==> flow/design.v <==
`timescale 1ns / 1ps
module thresholding(
    input wire clk, reset, enable,
    input wire signed [11 : 0] sig,
    output reg signed [11 : 0] y,
    output reg done,
    output reg [11 : 0] id
    );
parameter N = 2048, W = 13, threshold = 84, MEAN = 958;
localparam IDLE = 1'b0,
           WAIT = 2'b1,
           WORKING = 1'b1;
reg signed [11 : 0] d [0 : W - 1];  
reg signed [11 : 0] th;
reg signed [16 : 0] sum;
reg signed [11 : 0] curr_avg;
wire signed [11 : 0] din_curr_avg;
wire signed [16 : 0] din_sum;
reg state;
wire signed [11 : 0] mean;
wire signed [11 : 0] sig_diff;
assign din_curr_avg = din_sum/W;
assign mean = MEAN;
assign sig_diff = sig - mean;
assign din_sum = (sum + sig_diff - d[W - 1]);
integer i, j;
always @ (posedge clk)
begin
    if(reset) begin
        for(i = 0; i < W; i = i + 1) begin
            d[i] <= 12'b0;
        end
        sum <= 17'b0;
        curr_avg <= 12'b0;
        th <= threshold;
        state <= IDLE;
        done <= 1'b0;
        id <= 12'b0;
    end
    else begin
        case(state)
        IDLE: begin
            if(enable == 1'b1) begin
                state <= WORKING;
                id <= 12'b111111111111;
            end
            done <= 1'b0;
        end
        WORKING: begin
            sum <= din_sum;
            curr_avg <= din_curr_avg;
            for(j = 1; j < W; j = j + 1) begin
                d[j] <= d[j - 1];
            end
            d[0] <= sig_diff;
            if(sig_diff >= th + curr_avg) begin
                y <= sig_diff;
            end
            else begin
                y <= 12'b0;
            end
            done <= 1'b1;
            id = id + 1;
            if(id == 2047)
                state <= IDLE;
        end
        endcase
    end
end
endmodule
; Tool chain data of thresholding
; Each step is given for the RTL above and for the edited RTL.
; Lines under "before" count in the file above, lines under "after" in the edited file.
; "delta" is "after" less "before", of the values as shown.
; Operators: Yosys type, input widths -> output width; for muxes data width and select width s.
; Library cell names are shortened.
; A cell with - has no value.
[design]
top = thresholding
clock_port = clk
library = sky130hd
pvt_corner = tt_025C_1v80

; Diff
; The edit as a unified diff against the file above.
; A script made this edit. It changes what the design does and was not meant as an optimisation.
; begin of diff
@@ -23,5 +23,7 @@
 assign mean = MEAN;
 assign sig_diff = sig - mean;
-assign din_sum = (sum + sig_diff - d[W - 1]);
+reg signed [16 : 0] din_sum_dly;
+always @(posedge clk) din_sum_dly <= (sum + sig_diff - d[W - 1]);
+assign din_sum = din_sum_dly;
 integer i, j;
 always @ (posedge clk)
; end of diff

; After elaboration
; Source: Yosys, flattened and elaborated. Widths are those after wreduce. Registers that Yosys merges into a memory's read port (data or address) are not register bits. Print and check cells do not count. Equal cells are merged and count once.
[op_classes]
columns = item, before, after, delta
row1 = add_sub_neg, 5, 5, 0
row2 = mul, 0, 0, 0
row3 = n_div, 1, 1, 0
row4 = n_cmp, 1, 1, 0
row5 = n_eq, 2, 2, 0
row6 = n_shift, 0, 0, 0
row7 = muxes, 6, 6, 0
row8 = logic, 2, 2, 0
row9 = n_reduce_logical, 1, 1, 0
; Operator kinds equal on both sides are left out: 15.
[bits]
columns = item, before, after, delta
row1 = ff_bits, 211, 228, 17
row2 = latch_bits, 0, 0, 0
row3 = ram_bits, 0, 0, 0
row4 = romBits, 0, 0, 0
row5 = clocked_rd_ports_x_width, 0, 0, 0
row6 = n_memories, 0, 0, 0
row7 = in_bits, 15, 15, 0

; Logic depth
; Depth = most cells in a row (Yosys ltp): at word level without a register or memory, in the mapped netlist without a sequential cell, where the memories' decode and read muxes count.
[logic_depth]
columns = item, before, after, delta
row1 = depth_word, 4, 4, 0
row2 = ABC_AREA, 0, 0, -
row3 = depth_mapped, 57, 47, -10
row4 = mapped_depth_nobuf, 50, 41, -9

; Mapped cells and area
; Source: synth_stat.txt of the flow (Yosys; design flattened, memories mapped). It holds for the ABC_AREA given above (unset counts as 0); a run with the other value may have another netlist.
[types]
columns = cell_type, before, after, delta
row1 = inv_1, 75, 57, -18
row2 = dfxtp_1, 199, 216, 17
row3 = o31ai_1, 3, 18, 15
row4 = clkbuf_1, 46, 60, 14
row5 = nand2_1, 60, 71, 11
row6 = nor2_1, 256, 266, 10
row7 = and2_1, 19, 9, -10
row8 = o211ai_1, 17, 9, -8
row9 = o21ai_0, 44, 51, 7
row10 = a211oi_1, 41, 34, -7
row11 = xnor2_1, 41, 48, 7
row12 = nor2b_1, 11, 4, -7
row13 = nand3_1, 45, 39, -6
row14 = buf_2, 15, 9, -6
row15 = o21a_1, 9, 3, -6
row16 = a211oi_2, 7, 1, -6
row17 = o22ai_1, 1, 7, 6
row18 = or4_1, 2, 7, 5
; Cell types equal on both sides are left out: 17.
; Not every row of either side is listed.
[synth_totals]
columns = item, before, after, delta
row1 = cells, 1533, 1527, -6
row2 = area_um2, 13326.5, 13329.0, 2.5
row3 = seqArea_um2, 4344.2, 4684.5, 340.3
row4 = ff_cells, 211, 228, 17

; Worst setup path after synthesis
; Path of least setup slack by OpenSTA after synthesis, without wires, with an ideal clock, recovery checks aside; 20% of the period is set as input and as output delay. Where synthesis merged equal registers, the netlist keeps one of their names.
[synth_path]
columns = item, before, after, delta
row1 = path_type, input -> register, register -> register, -
row2 = from, in sig[1], reg din_sum_dly[8], -
row3 = to, reg curr_avg[10], reg curr_avg[10], -
row4 = period_ns, 14.0, 14.0, 0.0
row5 = setup_time_ns, 0.128, 0.128, 0.000
row6 = t_arrival_ns, 13.711, 10.710, -3.001
row7 = required_ns, 13.872, 13.872, 0.000
row8 = slack_ns, 0.161, 3.162, 3.001
row9 = path_delay_ns, 11.039, 10.838, -0.201
row10 = stages, 53, 46, -7
row11 = n_path_buf, 4, 7, 3
row12 = period_less_setup_slack_ns, 13.839, 10.838, -3.001
; "path_delay_ns" is the arrival time less input delay plus setup time.
; "stages" counts driving pins, that of a launching flip-flop among them; a cell with two outputs on the path counts twice.
; "period_less_setup_slack_ns" is the clock period less the worst setup slack; recovery checks do not enter. This is arithmetic on one report: input and output delays are still those of the set period (20% each).
; Between the ends stands the longest chain of elaborated cells between them, by number of cells; it is not shown to be the way that was timed. Of several equally long chains one is given.
; Each line given opens the expression or statement behind the cell; cells for indexed reads and writes are added by Yosys, which also makes memories of some case tables.
[synth_via_before]
path_cell_list = ha_1 -> a41oi_2 -> o21bai_1 -> xor2_2 -> fa_1 -> inv_1 -> ha_1 -> clkbuf_1 -> nand2_1 -> nor4_1 -> o21ai_0 -> o31a_1 -> and3_1 -> clkbuf_1 -> a31o_2 -> a221o_1 -> a2111oi_2 -> nor3_1 -> [... 17 more ...] -> ha_1 -> inv_1 -> a221oi_1 -> nor3_1 -> nor2_1 -> inv_1 -> ha_1 -> nor3_1 -> mux2i_1 -> a32oi_2 -> o21a_1 -> o21a_2 -> o2111a_1 -> ha_1 -> a31oi_1 -> xor2_1 -> mux2i_1 -> nor2_1
elab_chain_len = 4
cells_between = 4
cone_lines = 3
[synth_lines_before]
columns = item, line
row1 = "start, declared", 4  ; input wire signed [11 : 0] sig,
row2 = $sub 12x11->12, 24  ; assign sig_diff = sig - mean;
row3 = $add 17x12->17, 25  ; assign din_sum = (sum + sig_diff - d[W - 1]);
row4 = $sub 17x12->17, 25
row5 = $div 17x5->32, 22  ; assign din_curr_avg = din_sum/W;
row6 = "end, assigned", 34  ; curr_avg <= 12'b0;
row7 = "end, assigned", 51  ; curr_avg <= din_curr_avg;
row8 = "end, declared", 16  ; reg signed [11 : 0] curr_avg;
[synth_via_after]
path_cell_list = dfxtp_1 -> buf_6 -> or4_1 -> buf_2 -> or2_1 -> o41a_1 -> buf_2 -> a211o_1 -> a221oi_4 -> a21oi_1 -> or2_1 -> buf_6 -> a2111oi_4 -> nor2_2 -> a2111o_1 -> o211ai_1 -> o211ai_1 -> o311a_1 -> [... 10 more ...] -> ha_1 -> o2111ai_1 -> o31ai_1 -> xnor2_1 -> ha_1 -> nand2b_1 -> a211o_1 -> a32o_1 -> a31o_1 -> buf_2 -> a211oi_1 -> and4_1 -> ha_1 -> o311ai_0 -> o41ai_1 -> xnor2_1 -> mux2i_1 -> nor2_1
elab_chain_len = 1
cells_between = 1
cone_lines = 1
[synth_lines_after]
columns = item, line
row1 = "start, declared", 25  ; reg signed [16 : 0] din_sum_dly;
row2 = "start, assigned", 26  ; always @(posedge clk) din_sum_dly <= (sum + sig_diff - d[W - 1]);
row3 = $div 17x5->32, 22  ; assign din_curr_avg = din_sum/W;
row4 = "end, assigned", 36  ; curr_avg <= 12'b0;
row5 = "end, assigned", 53  ; curr_avg <= din_curr_avg;
row6 = "end, declared", 16  ; reg signed [11 : 0] curr_avg;

; Timing after layout
; Path of least setup slack in the final report of the runs of set A (OpenROAD, finished layout, wires in). Where an end is a register, its clock arrival counts in the times.
[layout_path]
columns = item, before, after, delta
row1 = path_type, input -> register, register -> register, -
row2 = from, in sig[8], reg din_sum_dly[0], -
row3 = to, reg curr_avg[10], reg curr_avg[10], -
row4 = period_ns, 14.0, 14.0, 0.0
row5 = setup_time_ns, 0.07, 0.14, 0.07
row6 = t_arrival_ns, 13.79, 13.02, -0.77
row7 = required_ns, 14.44, 14.38, -0.06
row8 = slack_ns, 0.65, 1.36, 0.71
row9 = stages, 56, 42, -14
row10 = n_path_buf, 9, 1, -8
; Between the ends stands the longest chain of elaborated cells between them, by number of cells; it is not shown to be the way that was timed. Of several equally long chains one is given.
[layout_via_before]
path_cell_list = clkdlybuf4s50_1 -> nand3_1 -> nor2_1 -> xor2_2 -> fa_1 -> inv_1 -> ha_4 -> a21oi_1 -> o211ai_1 -> and2_4 -> or3_1 -> a2111oi_4 -> buf_4 -> and2_1 -> a221oi_2 -> buf_4 -> buf_4 -> a21o_1 -> [... 20 more ...] -> ha_1 -> inv_1 -> a221o_1 -> a21oi_1 -> nor2_2 -> inv_1 -> ha_1 -> nor3_2 -> mux2_2 -> o211ai_1 -> a31o_2 -> o21a_2 -> o2111a_2 -> ha_4 -> a31oi_1 -> xor2_1 -> mux2i_1 -> nor2_1
elab_chain_len = 4
cells_between = 4
cone_lines = 3
[layout_lines_before]
columns = item, line
row1 = "start, declared", 4  ; input wire signed [11 : 0] sig,
row2 = $sub 12x11->12, 24  ; assign sig_diff = sig - mean;
row3 = $add 17x12->17, 25  ; assign din_sum = (sum + sig_diff - d[W - 1]);
row4 = $sub 17x12->17, 25
row5 = $div 17x5->32, 22  ; assign din_curr_avg = din_sum/W;
row6 = "end, assigned", 34  ; curr_avg <= 12'b0;
row7 = "end, assigned", 51  ; curr_avg <= din_curr_avg;
row8 = "end, declared", 16  ; reg signed [11 : 0] curr_avg;
[layout_via_after]
path_cell_list = dfxtp_1 -> inv_1 -> ha_1 -> or4b_1 -> o41ai_1 -> xor2_1 -> nor2_1 -> nand3_1 -> a21o_1 -> and3_1 -> a221o_1 -> nor2_1 -> o32a_1 -> a221oi_1 -> a311oi_2 -> or3_1 -> a2111oi_1 -> or3_1 -> [... 6 more ...] -> o2111ai_1 -> o31ai_1 -> xnor2_1 -> ha_1 -> nand2b_1 -> a31oi_1 -> a31oi_1 -> a32o_1 -> a31o_1 -> a211oi_1 -> and4_1 -> ha_1 -> o311ai_0 -> buf_4 -> o41ai_1 -> xnor2_1 -> mux2i_1 -> nor2_1
elab_chain_len = 1
cells_between = 1
cone_lines = 1
[layout_lines_after]
columns = item, line
row1 = "start, declared", 25  ; reg signed [16 : 0] din_sum_dly;
row2 = "start, assigned", 26  ; always @(posedge clk) din_sum_dly <= (sum + sig_diff - d[W - 1]);
row3 = $div 17x5->32, 22  ; assign din_curr_avg = din_sum/W;
row4 = "end, assigned", 36  ; curr_avg <= 12'b0;
row5 = "end, assigned", 53  ; curr_avg <= din_curr_avg;
row6 = "end, declared", 16  ; reg signed [11 : 0] curr_avg;

; Layout results
; Runs of the flow (Yosys, OpenROAD) on both versions; the two runs of a pair have the same settings. The constraints put input and output delay at 20% of the set period each and load the outputs with 0.01 pF.
[settings_set_A]
CORE_UTILIZATION = 40
period_ns = 14.0
CAP_MARGIN = 20
CORE_MARGIN = 2
SLEW_MARGIN = 20
[measured_set_A]
columns = item, before, after, delta
row1 = yosys_chip_area_um2, 13326.5, 13329.0, 2.5
row2 = die_footprint_um2, 34791.6, 34799.0, 7.4
row3 = finalCellArea_um2, 17439.2, 14870.5, -2568.7
row4 = utilization_pct, 53.3, 45.5, -7.8
row5 = fin_ws_ns, 0.649, 1.359, 0.710
row6 = setupTns_ns, 0.000, 0.000, 0.000
row7 = final_hold_ws_ns, 0.482, 0.467, -0.015
row8 = achieved_period_ns, 13.351, 12.641, -0.710
[settings_set_B]
CAP_MARGIN = 35
CORE_UTILIZATION = 58
MAX_ROUTING_LAYER = met4
MIN_ROUTING_LAYER = met1
PLACE_DENSITY = 0.4
SLEW_MARGIN = 35
period_ns = 12.9
CORE_MARGIN = 2
[measured_set_B]
columns = item, before, after, delta
row1 = yosys_chip_area_um2, 13326.5, 13329.0, 2.5
row2 = die_footprint_um2, 24205.1, 24209.8, 4.7
row3 = finalCellArea_um2, 18265.0, 14746.6, -3518.4
row4 = utilization_pct, 80.9, 65.3, -15.6
row5 = fin_ws_ns, -0.053, 0.677, 0.730
row6 = setupTns_ns, -0.188, 0.000, 0.188
row7 = final_hold_ws_ns, 0.489, 0.472, -0.017
row8 = achieved_period_ns, 12.953, 12.223, -0.730
; By "achieved_period_ns" is meant the clock period of the run minus its worst setup slack. This is arithmetic on one report: input and output delays are still those of the set period (20% each).
